==> flow/design.v <==
module apb_slave (
	input  wire sys_clk,
	input  wire sys_rst_n,
	input  wire tim_psel,
	input  wire tim_penable,
	input  wire tim_pwrite,
	output wire tim_pready,
	output wire wr_en,
	output wire rd_en
);
	reg  apb_access;
	wire apb_access_pre;
	assign wr_en          = tim_pready  & tim_pwrite;
	assign rd_en          = tim_pready  & ~tim_pwrite;
	assign tim_pready     = apb_access  & tim_penable;
	assign apb_access_pre = tim_penable & tim_psel;
	always @(posedge sys_clk, negedge sys_rst_n) begin
		if (!sys_rst_n) begin
			apb_access <= 1'b0;
		end else begin
			apb_access <= apb_access_pre;
		end
	end
endmodule
module counter (
	input  wire sys_clk,
	input  wire sys_rst_n,
	input  wire timer_en,
	input  wire div_en,
	input  wire [3:0]  div_val,
	input  wire [63:0] cnt_tdr,
	input  wire cnt_tdr_en,
	input  wire cnt_clr,
	input  wire timer_en_nedge,
	input  wire halt_en,
	output reg  [63:0] count,
	output reg  cnt_update
);
	reg  [63:0] cnt_pre;
	wire cnt_en;
	wire pulse;
	reg  [7:0]  sub_cnt;
	wire [7:0]  sub_cnt_pre;
	reg  [7:0]  sub_cnt_cmp;
	wire sub_cnt_clr;
	wire sub_cnt_en;
	assign cnt_en = ~halt_en && timer_en && (!div_en || (div_val==0) || pulse );
	always @(posedge sys_clk, negedge sys_rst_n) begin
		if (!sys_rst_n) begin
			cnt_update <= 1'b0;
		end else begin
			cnt_update <= cnt_en;
		end
	end
	always @(*) begin
		if( ((cnt_clr & cnt_en) | timer_en_nedge) & (~halt_en) ) begin
			cnt_pre = 64'h0;
		end else begin
			if (cnt_tdr_en) begin
				cnt_pre = cnt_tdr;
			end else begin
				if (cnt_en) begin
					cnt_pre = count + 1;
				end else begin
					cnt_pre = count;
				end
			end
		end
	end
	always @(posedge sys_clk, negedge sys_rst_n) begin
		if (!sys_rst_n) begin
			count <= 64'b0;
		end else begin
			count <= cnt_pre;
		end
	end
	always @(*) begin
		case (div_val)
			4'h0: sub_cnt_cmp = 8'd0;
			4'h2: sub_cnt_cmp = 8'd3;
			4'h3: sub_cnt_cmp = 8'd7;
			4'h4: sub_cnt_cmp = 8'd15;
			4'h5: sub_cnt_cmp = 8'd31;
			4'h6: sub_cnt_cmp = 8'd63;
			4'h7: sub_cnt_cmp = 8'd127;
			4'h8: sub_cnt_cmp = 8'd255;
			default: sub_cnt_cmp = 8'd1;
		endcase
	end
	assign pulse       = sub_cnt == sub_cnt_cmp;
	assign sub_cnt_pre = sub_cnt_clr ? 8'h0 : sub_cnt_en ? sub_cnt+1 : sub_cnt;
	assign sub_cnt_clr = ~halt_en & (~timer_en | ~div_en | pulse);
	assign sub_cnt_en  = ~halt_en & timer_en & div_en & (div_val!=0);
	always @(posedge sys_clk, negedge sys_rst_n) begin
		if (!sys_rst_n) begin
			sub_cnt <= 8'b0;
		end else begin
			sub_cnt <= sub_cnt_pre;
		end
	end
endmodule
module register (
	input  wire sys_clk,
	input  wire sys_rst_n,
	input  wire wr_en,
	input  wire rd_en,
	input  wire [11:0] tim_paddr,
	input  wire [31:0] tim_pwdata,
	input  wire [3:0]  tim_pstrb,
	output reg  [31:0] tim_prdata,
	output wire tim_pslverr,
	output wire tim_int,
	input  wire dbg_mode,
	input  wire cnt_update,
	input  wire [63:0] count,
	output wire timer_en,
	output wire div_en,
	output wire [3:0]  div_val,
	output wire [63:0] cnt_tdr,
	output wire cnt_tdr_en,
	output wire cnt_clr,
	output wire timer_en_nedge,
	output wire halt_en
);
	reg  [31:0] TCR_reg;
	reg  [31:0] TDR0_reg;
	reg  [31:0] TDR1_reg;
	reg  [31:0] TCMP0_reg;
	reg  [31:0] TCMP1_reg;
	reg  [31:0] TIER_reg;
	reg  [31:0] TISR_reg;
	reg  [31:0] THCSR_reg;
	wire [5:0]  TCR_pre;
	reg  [31:0] TDR0_pre;
	reg  [31:0] TDR1_pre;
	wire [31:0] TCMP0_pre;
	wire [31:0] TCMP1_pre;
	wire THCSR_pre;
	wire TIER_pre;
	wire TISR_pre;
	wire TCR_sel0;
	wire TCR_sel1;
	wire TDR0_sel;
	wire TDR1_sel;
	wire TCMP0_sel;
	wire TCMP1_sel;
	wire TIER_sel;
	wire TISR_clr;
	wire TISR_set;
	wire THCSR_sel;
	wire prohibit_err;
	wire div_en_err;
	wire div_val_err;
	reg  timer_en_next;
	function [31:0] strobe_merge;
		input [3:0]  pstrb;
		input [31:0] pwdata;
		input [31:0] data_reg;
		reg   [31:0] mask;
		begin
			mask = {{8{pstrb[3]}},
				{8{pstrb[2]}},
				{8{pstrb[1]}},
				{8{pstrb[0]}}};
			strobe_merge = (pwdata & mask) | (data_reg & (~mask));
		end
	endfunction
	assign timer_en    = TCR_reg[0];
	assign div_en      = TCR_reg[1];
	assign div_val     = TCR_reg[11:8];
	assign cnt_tdr     = {TDR1_pre,TDR0_pre};
	assign cnt_tdr_en  = TDR0_sel | TDR1_sel;
	assign cnt_clr     = TISR_set;
	assign halt_en     = dbg_mode & THCSR_reg[0];
	assign tim_int     = TIER_reg[0] & TISR_reg[0];
	assign div_en_err  = TCR_sel0 & TCR_reg[0] & (TCR_reg[1] !== tim_pwdata[1]);
	assign div_val_err = TCR_sel1 & TCR_reg[0] & (TCR_reg[11:8] !== tim_pwdata[11:8]);
	assign prohibit_err= TCR_sel1 & (tim_pwdata[11:8]>4'h8);
	assign tim_pslverr = div_en_err | div_val_err | prohibit_err;
	assign TCR_sel0     = wr_en & (tim_paddr === 12'h0) & tim_pstrb[0];
	assign TCR_sel1     = wr_en & (tim_paddr === 12'h0) & tim_pstrb[1];
	assign TCR_pre[1:0] = TCR_sel0 & ~tim_pslverr ? tim_pwdata[1:0]  : TCR_reg[1:0];
	assign TCR_pre[5:2] = TCR_sel1 & ~tim_pslverr ? tim_pwdata[11:8] : TCR_reg[11:8];
	assign timer_en_nedge = timer_en_next & (~timer_en);
	always @(posedge sys_clk, negedge sys_rst_n) begin
		if (!sys_rst_n) begin
			timer_en_next <= 1'b0;
		end else begin
			timer_en_next <= timer_en;
		end
	end
	assign TDR0_sel = wr_en & (tim_paddr === 12'h4);
	always @(*) begin
		if(TDR0_sel) begin
			TDR0_pre = strobe_merge(tim_pstrb,tim_pwdata,TDR0_reg);
		end else begin
			if (timer_en_nedge) begin
				TDR0_pre = 32'h0;
			end else begin
				if (cnt_update) begin
					TDR0_pre = count[31:0];
				end else begin
					TDR0_pre = TDR0_reg;
				end
			end
		end
	end
	assign TDR1_sel  = wr_en & (tim_paddr === 12'h8);
	always @(*) begin
		if(TDR1_sel) begin
			TDR1_pre = strobe_merge(tim_pstrb,tim_pwdata,TDR1_reg);
		end else begin
			if (timer_en_nedge) begin
				TDR1_pre = 32'h0;
			end else begin
				if (cnt_update) begin
					TDR1_pre = count[63:32];
				end else begin
					TDR1_pre = TDR1_reg;
				end
			end
		end
	end
	assign TCMP0_sel = wr_en & (tim_paddr === 12'hC);
	assign TCMP0_pre = TCMP0_sel ? strobe_merge(tim_pstrb,tim_pwdata,TCMP0_reg) : TCMP0_reg;
	assign TCMP1_sel = wr_en & (tim_paddr === 12'h10);
	assign TCMP1_pre = TCMP1_sel ? strobe_merge(tim_pstrb,tim_pwdata,TCMP1_reg) : TCMP1_reg;
	assign TIER_sel  = wr_en & tim_pstrb[0] & (tim_paddr === 12'h14);
	assign TIER_pre  = TIER_sel ? tim_pwdata[0] : TIER_reg[0];
	assign TISR_clr  = wr_en & tim_pstrb[0] & tim_pwdata[0] & (tim_paddr === 12'h18);
	assign TISR_set  = count === {TCMP1_reg,TCMP0_reg};
	assign TISR_pre  = TISR_clr ? 1'b0 : ( TISR_set ? 1'b1 : TISR_reg[0]);
	assign THCSR_sel    = wr_en & tim_pstrb[0] & (tim_paddr === 12'h1C);
	assign THCSR_pre    = THCSR_sel ? tim_pwdata[0] : THCSR_reg[0];
	always @(*) begin
		if (rd_en) begin
			case (tim_paddr)
				12'h00: tim_prdata = TCR_reg;
				12'h04: tim_prdata = TDR0_reg;
				12'h08: tim_prdata = TDR1_reg;
				12'h0C: tim_prdata = TCMP0_reg;
				12'h10: tim_prdata = TCMP1_reg;
				12'h14: tim_prdata = TIER_reg;
				12'h18: tim_prdata = TISR_reg;
				12'h1C: tim_prdata = THCSR_reg;
				default: tim_prdata = 32'h0;
			endcase
		end else begin
			tim_prdata = 32'h0;
		end
	end
	always @(posedge sys_clk, negedge sys_rst_n) begin
		if (!sys_rst_n) begin
			TCR_reg <= 32'h0000_0100;
		end else begin
			TCR_reg[1:0]  <= TCR_pre[1:0];
			TCR_reg[11:8] <= TCR_pre[5:2];
		end
	end
	always @(posedge sys_clk, negedge sys_rst_n) begin
		if (!sys_rst_n) begin
			TDR0_reg <= 32'h0;
		end else begin
			TDR0_reg <= TDR0_pre;
		end
	end
	always @(posedge sys_clk, negedge sys_rst_n) begin
		if (!sys_rst_n) begin
			TDR1_reg <= 32'h0;
		end else begin
			TDR1_reg <= TDR1_pre;
		end
	end
	always @(posedge sys_clk, negedge sys_rst_n) begin
		if (!sys_rst_n) begin
			TCMP0_reg <= 32'hFFFF_FFFF;
		end else begin
			TCMP0_reg <= TCMP0_pre;
		end
	end
	always @(posedge sys_clk, negedge sys_rst_n) begin
		if (!sys_rst_n) begin
			TCMP1_reg <= 32'hFFFF_FFFF;
		end else begin
			TCMP1_reg <= TCMP1_pre;
		end
	end
	always @(posedge sys_clk, negedge sys_rst_n) begin
		if (!sys_rst_n) begin
			TIER_reg <= 32'h0;
		end else begin
			TIER_reg[0] <= TIER_pre;
		end
	end
	always @(posedge sys_clk, negedge sys_rst_n) begin
		if (!sys_rst_n) begin
			TISR_reg <= 32'h0;
		end else begin
			TISR_reg[0] <= TISR_pre;
		end
	end
	always @(posedge sys_clk, negedge sys_rst_n) begin
		if (!sys_rst_n) begin
			THCSR_reg <= 32'h0;
		end else begin
			THCSR_reg[0] <= THCSR_pre;
			THCSR_reg[1] <= dbg_mode & THCSR_reg[0];
		end
	end
endmodule
module timer_top (
	input  wire sys_clk,
	input  wire sys_rst_n,
	input  wire tim_psel,
	input  wire tim_penable,
	input  wire tim_pwrite,
	input  wire [11:0] tim_paddr,
	input  wire [31:0] tim_pwdata,
	input  wire [3:0]  tim_pstrb,
	output wire [31:0] tim_prdata,
	output wire tim_pslverr,
	output wire tim_pready,
	output wire tim_int,
	input  wire dbg_mode
);
	wire wr_en;
	wire rd_en;
	wire timer_en;
	wire div_en;
	wire [3:0]  div_val;
	wire [63:0] cnt_tdr;
	wire cnt_tdr_en;
	wire cnt_clr;
	wire timer_en_nedge;
	wire [63:0] count;
	wire cnt_update;
	wire halt_en;
	apb_slave apb_slave_u(
		.sys_clk        (sys_clk        ),
		.sys_rst_n      (sys_rst_n      ),
		.tim_psel       (tim_psel       ),
		.tim_penable    (tim_penable    ),
		.tim_pwrite     (tim_pwrite     ),
		.tim_pready     (tim_pready     ),
		.wr_en          (wr_en          ),
		.rd_en          (rd_en          )
	);	
	register register_u (
		.sys_clk        (sys_clk        ),
		.sys_rst_n      (sys_rst_n      ),
		.wr_en          (wr_en          ),
		.rd_en          (rd_en          ),
		.tim_paddr      (tim_paddr      ),
		.tim_pwdata     (tim_pwdata     ),
		.tim_prdata     (tim_prdata     ),
		.tim_pstrb      (tim_pstrb      ),
		.tim_pslverr    (tim_pslverr    ),
		.tim_int        (tim_int        ),
		.dbg_mode       (dbg_mode       ),
		.timer_en       (timer_en       ),
		.div_en         (div_en         ),
		.div_val        (div_val        ),
		.cnt_tdr        (cnt_tdr        ),
		.cnt_tdr_en     (cnt_tdr_en     ),	
		.cnt_clr        (cnt_clr        ),
		.timer_en_nedge (timer_en_nedge ),
		.count          (count          ),
		.cnt_update     (cnt_update     ),
		.halt_en        (halt_en        )
	);
	counter counter_u (
		.sys_clk        (sys_clk        ),
		.sys_rst_n      (sys_rst_n      ),
		.timer_en       (timer_en       ),
		.div_en         (div_en         ),
		.div_val        (div_val        ),
		.cnt_tdr        (cnt_tdr        ),
		.cnt_tdr_en     (cnt_tdr_en     ),	
		.timer_en_nedge (timer_en_nedge ),
		.cnt_clr        (cnt_clr        ),
		.count          (count          ),
		.cnt_update     (cnt_update     ),
		.halt_en        (halt_en        )
	);
endmodule
# Reports on timer_top
# Tool output for the design above, in the order of the flow.
# Line numbers count from 1 in the design file above.
# A cell with n/a has no value.
# inputs
design,timer_top
clock,sys_clk
cell_library,sky130hd
pvt_corner,tt_025C_1v80

# Word level
# Source: Yosys, flattened and elaborated, memories not mapped. Widths are those after wreduce. Registers that Yosys merges into a memory's read port (data or address) are not register bits. Print and check cells do not count. Equal cells are merged and count once.
# Yosys's memory passes give these memory sizes; they may raise the number of words (mostly to a power of two), join words into wider ones and drop unused or constant bits.
# bits
elab_cells,117
mem_bits_ro,128
register_bits,213
in_bits,54
memories,1
# op_classes
logic,53
n_mux,15
addsub,2
n_eq,19
n_reduce_logical,11
cmp,1
# memory_table
memory,size,width,read_ports,wr,line,source
(name not given),16,8,1,0,78,case (div_val)
# op_table
operator,n
32-bit case mux with 8-bit select,1
32-bit 2-to-1 mux,7
64-bit 2-to-1 mux,3
32-bit bitwise AND,5
32-bit OR,4
64-bit by 1-bit adder with 64-bit output with constant B,1
64-bit === test,1
12-bit by 5-bit equality test with 1-bit output with constant B,4
12-bit by 5-bit === test with 1-bit output with constant B,4
1-bit bitwise AND,32
32-bit inverter,1
12-bit by 4-bit equality test with 1-bit output with constant B,2
12-bit by 4-bit === test with 1-bit output with constant B,2
8-bit 2-to-1 mux,2
12-bit by 1-bit === test with 1-bit output with constant B,1
12-bit by 3-bit equality test with 1-bit output with constant B,1
12-bit by 3-bit === test with 1-bit output with constant B,1
12-bit zero test,1
8-bit by 1-bit adder with 8-bit output with constant B,1
8-bit equality test,1
1-bit OR,6
1-bit inverter,5
2-bit nonzero test,2
4-bit greater-than comparator with constant B,1
4-bit !== test,1
4-bit zero test,1
4-bit nonzero test,1
3-bit nonzero test,1
# Not listed: further kinds 5, cells in them 8.

# Longest topological paths
# Yosys ltp: most cells in a row. Word level: on the elaborated netlist, between registers, memories and ports. Mapped: between sequential cells and ports; inverters and the memories' decode and read muxes count.
# logic_depth
depth_word,10
ABC_AREA,1
depth_mapped,18
ltp_nobuf,16

# Mapped cells and area
# Source: synth_stat.txt of the flow (Yosys; design flattened, memories mapped). It holds for the ABC_AREA given above (unset counts as 0); a run with the other value may have another netlist.
# by_type
cell_type,n
sky130_fd_sc_hd__dfrtp_1,148
sky130_fd_sc_hd__nand2_1,887
sky130_fd_sc_hd__dfstp_2,65
sky130_fd_sc_hd__o21ai_0,232
sky130_fd_sc_hd__inv_1,295
sky130_fd_sc_hd__nor2_1,236
sky130_fd_sc_hd__a21oi_1,108
sky130_fd_sc_hd__nand3_1,108
sky130_fd_sc_hd__xnor2_1,48
sky130_fd_sc_hd__clkbuf_1,73
sky130_fd_sc_hd__xor2_1,21
sky130_fd_sc_hd__nand4_1,28
sky130_fd_sc_hd__buf_2,34
sky130_fd_sc_hd__o211ai_1,20
sky130_fd_sc_hd__nand3_2,14
sky130_fd_sc_hd__nor3_1,27
sky130_fd_sc_hd__a221oi_1,12
sky130_fd_sc_hd__a41oi_1,12
# Not listed: further types 27, cells in them 96.
# synth_totals
ffs,213
area_um2,15518.6
mapped_cells,2464
buf_cells,127

# Timing after synthesis
# Path of least setup slack by OpenSTA after synthesis, without wires, with an ideal clock, recovery checks aside; 20% of the period is set as input and as output delay. Where synthesis merged equal registers, the netlist keeps one of their names.
# synth_path
path_type,input to output
from,in tim_paddr[11]
to,out tim_prdata[12]
t_required_ps,5200
path_slack_ps,2416
arrival_ps,2784
out_delay_ps,1300
clock_period_ps,6500
path_delay_ps,1484
input_delay_ps,1300
launch_ps,1300
driving_pins,10
synth_period_reached_ps,4084
# "path_delay_ps" = arrival - input delay + setup time.
# A path that ends at an output port has no setup time.
# "driving_pins" counts driving pins, that of a launching flip-flop among them; a cell with two outputs on the path counts twice.
# "synth_period_reached_ps" is the clock period less the worst setup slack; recovery checks do not enter. This is arithmetic on one report: input and output delays are still those of the set period (20% each).
# Between the ends stands the longest chain of elaborated cells between them, by number of cells; it is not shown to be the way that was timed. Of several equally long chains one is given.
# A line is the first line of the expression or statement that the cell stems from. Yosys adds cells for indexed reads and writes and turns some case tables into memories.
# synth_via
cell_sequence,sky130_fd_sc_hd__nor2_1 -> sky130_fd_sc_hd__nand2_1 -> sky130_fd_sc_hd__nor2_2 -> sky130_fd_sc_hd__nand2_1 -> sky130_fd_sc_hd__inv_2 -> sky130_fd_sc_hd__nor2_1 -> sky130_fd_sc_hd__nand4_1 -> sky130_fd_sc_hd__nand3_1 -> sky130_fd_sc_hd__clkbuf_1 -> sky130_fd_sc_hd__a41oi_1
elab_chain_len,3
cells_between,10
lines_between,2
# synth_rtl
item,line,source
start: declaration,317,"input wire [11:0] tim_paddr,"
12-bit by 5-bit equality test with 1-bit output,237,case (tim_paddr)
32-bit case mux with 8-bit select,237,
32-bit 2-to-1 mux,236,if (rd_en) begin
end: declaration,320,"output wire [31:0] tim_prdata,"

# Worst path after layout
# From the final timing report of entry A: the path of least setup slack in the routed layout; clock arrival at registers is part of the times.
# The path's times are printed in steps of 10 ps; the period is the one set.
# layout_path
path_type,input to output
from,in tim_paddr[2]
to,out tim_prdata[21]
path_slack_ps,790
arrival_ps,4110
clock_period_ps,6130
input_delay_ps,1230
out_delay_ps,1230
driving_pins,9
launch_ps,1230
t_required_ps,4900
# Between the ends stands the longest chain of elaborated cells between them, by number of cells; it is not shown to be the way that was timed. Of several equally long chains one is given.
# layout_via
cell_sequence,sky130_fd_sc_hd__clkdlybuf4s50_1 -> sky130_fd_sc_hd__nand2_1 -> sky130_fd_sc_hd__nor2_1 -> sky130_fd_sc_hd__nand2_1 -> sky130_fd_sc_hd__clkinvlp_4 -> sky130_fd_sc_hd__buf_12 -> sky130_fd_sc_hd__a221oi_1 -> sky130_fd_sc_hd__nor2_1 -> sky130_fd_sc_hd__clkdlybuf4s50_1
elab_chain_len,3
cells_between,10
lines_between,2
# layout_rtl
item,line,source
start: declaration,317,"input wire [11:0] tim_paddr,"
12-bit by 5-bit equality test with 1-bit output,237,case (tim_paddr)
32-bit case mux with 8-bit select,237,
32-bit 2-to-1 mux,236,if (rd_en) begin
end: declaration,320,"output wire [31:0] tim_prdata,"

# Settings and measured results of 5 stored flow runs for module timer_top (sky130hd), not sorted in any way. The constraints put input and output delay at 20% of the set period each and load the outputs with 0.01 pF.
# "period_reached_ps" = clock period - worst setup slack. The figure is calculated, with input and output delays left at 20% of the set period.
# "design_power_mw" rests on the timing tool's default activity at the inputs, not on a simulated workload.
# Among the settings, . means not set for that run.
# Results: . = not shown.
run,ABC_AREA,CORE_UTILIZATION,CTS_CLUSTER_SIZE,GPL_TIMING_DRIVEN,MIN_ROUTING_LAYER,PLACE_DENSITY_LB_ADDON,SETUP_SLACK_MARGIN,SLEW_MARGIN,TNS_END_PERCENT,period_ns,CAP_MARGIN,CORE_MARGIN,CORE_ASPECT_RATIO,CTS_CLUSTER_DIAMETER,GPL_ROUTABILITY_DRIVEN,MAX_ROUTING_LAYER,HOLD_SLACK_MARGIN,CELL_PAD_IN_SITES_DETAIL_PLACEMENT,PLACE_DENSITY,yosys_chip_area_um2,die_um2,final_stdcell_area_um2,worst_setup_slack_ps,setup_tns_ps,design_power_mw,period_reached_ps
entry A,1,22,61,1,met1,0.26,0.69,35,50,6.13,20,2,.,.,.,.,.,.,.,15518.6,72678.8,18176.2,790,0,3.210,5340
entry B,.,51,27,1,met2,0.2,.,20,100,4.14,20,2,0.87,346,1,met4,.,.,.,13321.5,27433.3,15212.1,76,0,3.570,4064
entry C,1,19,33,1,met1,.,.,35,75,6.13,20,2,0.52,.,0,met4,-0.02,.,.,15518.6,84101.2,18255.0,680,0,3.160,5450
entry D,.,40,45,.,met2,.,-0.27,20,.,3.61,20,2,0.51,39,0,.,.,1,0.6,.,.,.,.,.,.,.
entry E,.,40,30,.,met2,.,.,20,.,3.61,20,2,1.95,392,.,.,.,.,0.6,13321.5,34861.9,15474.8,48,0,4.172,3562
# Entry D: did not finish, routing stopped with GRT-0116
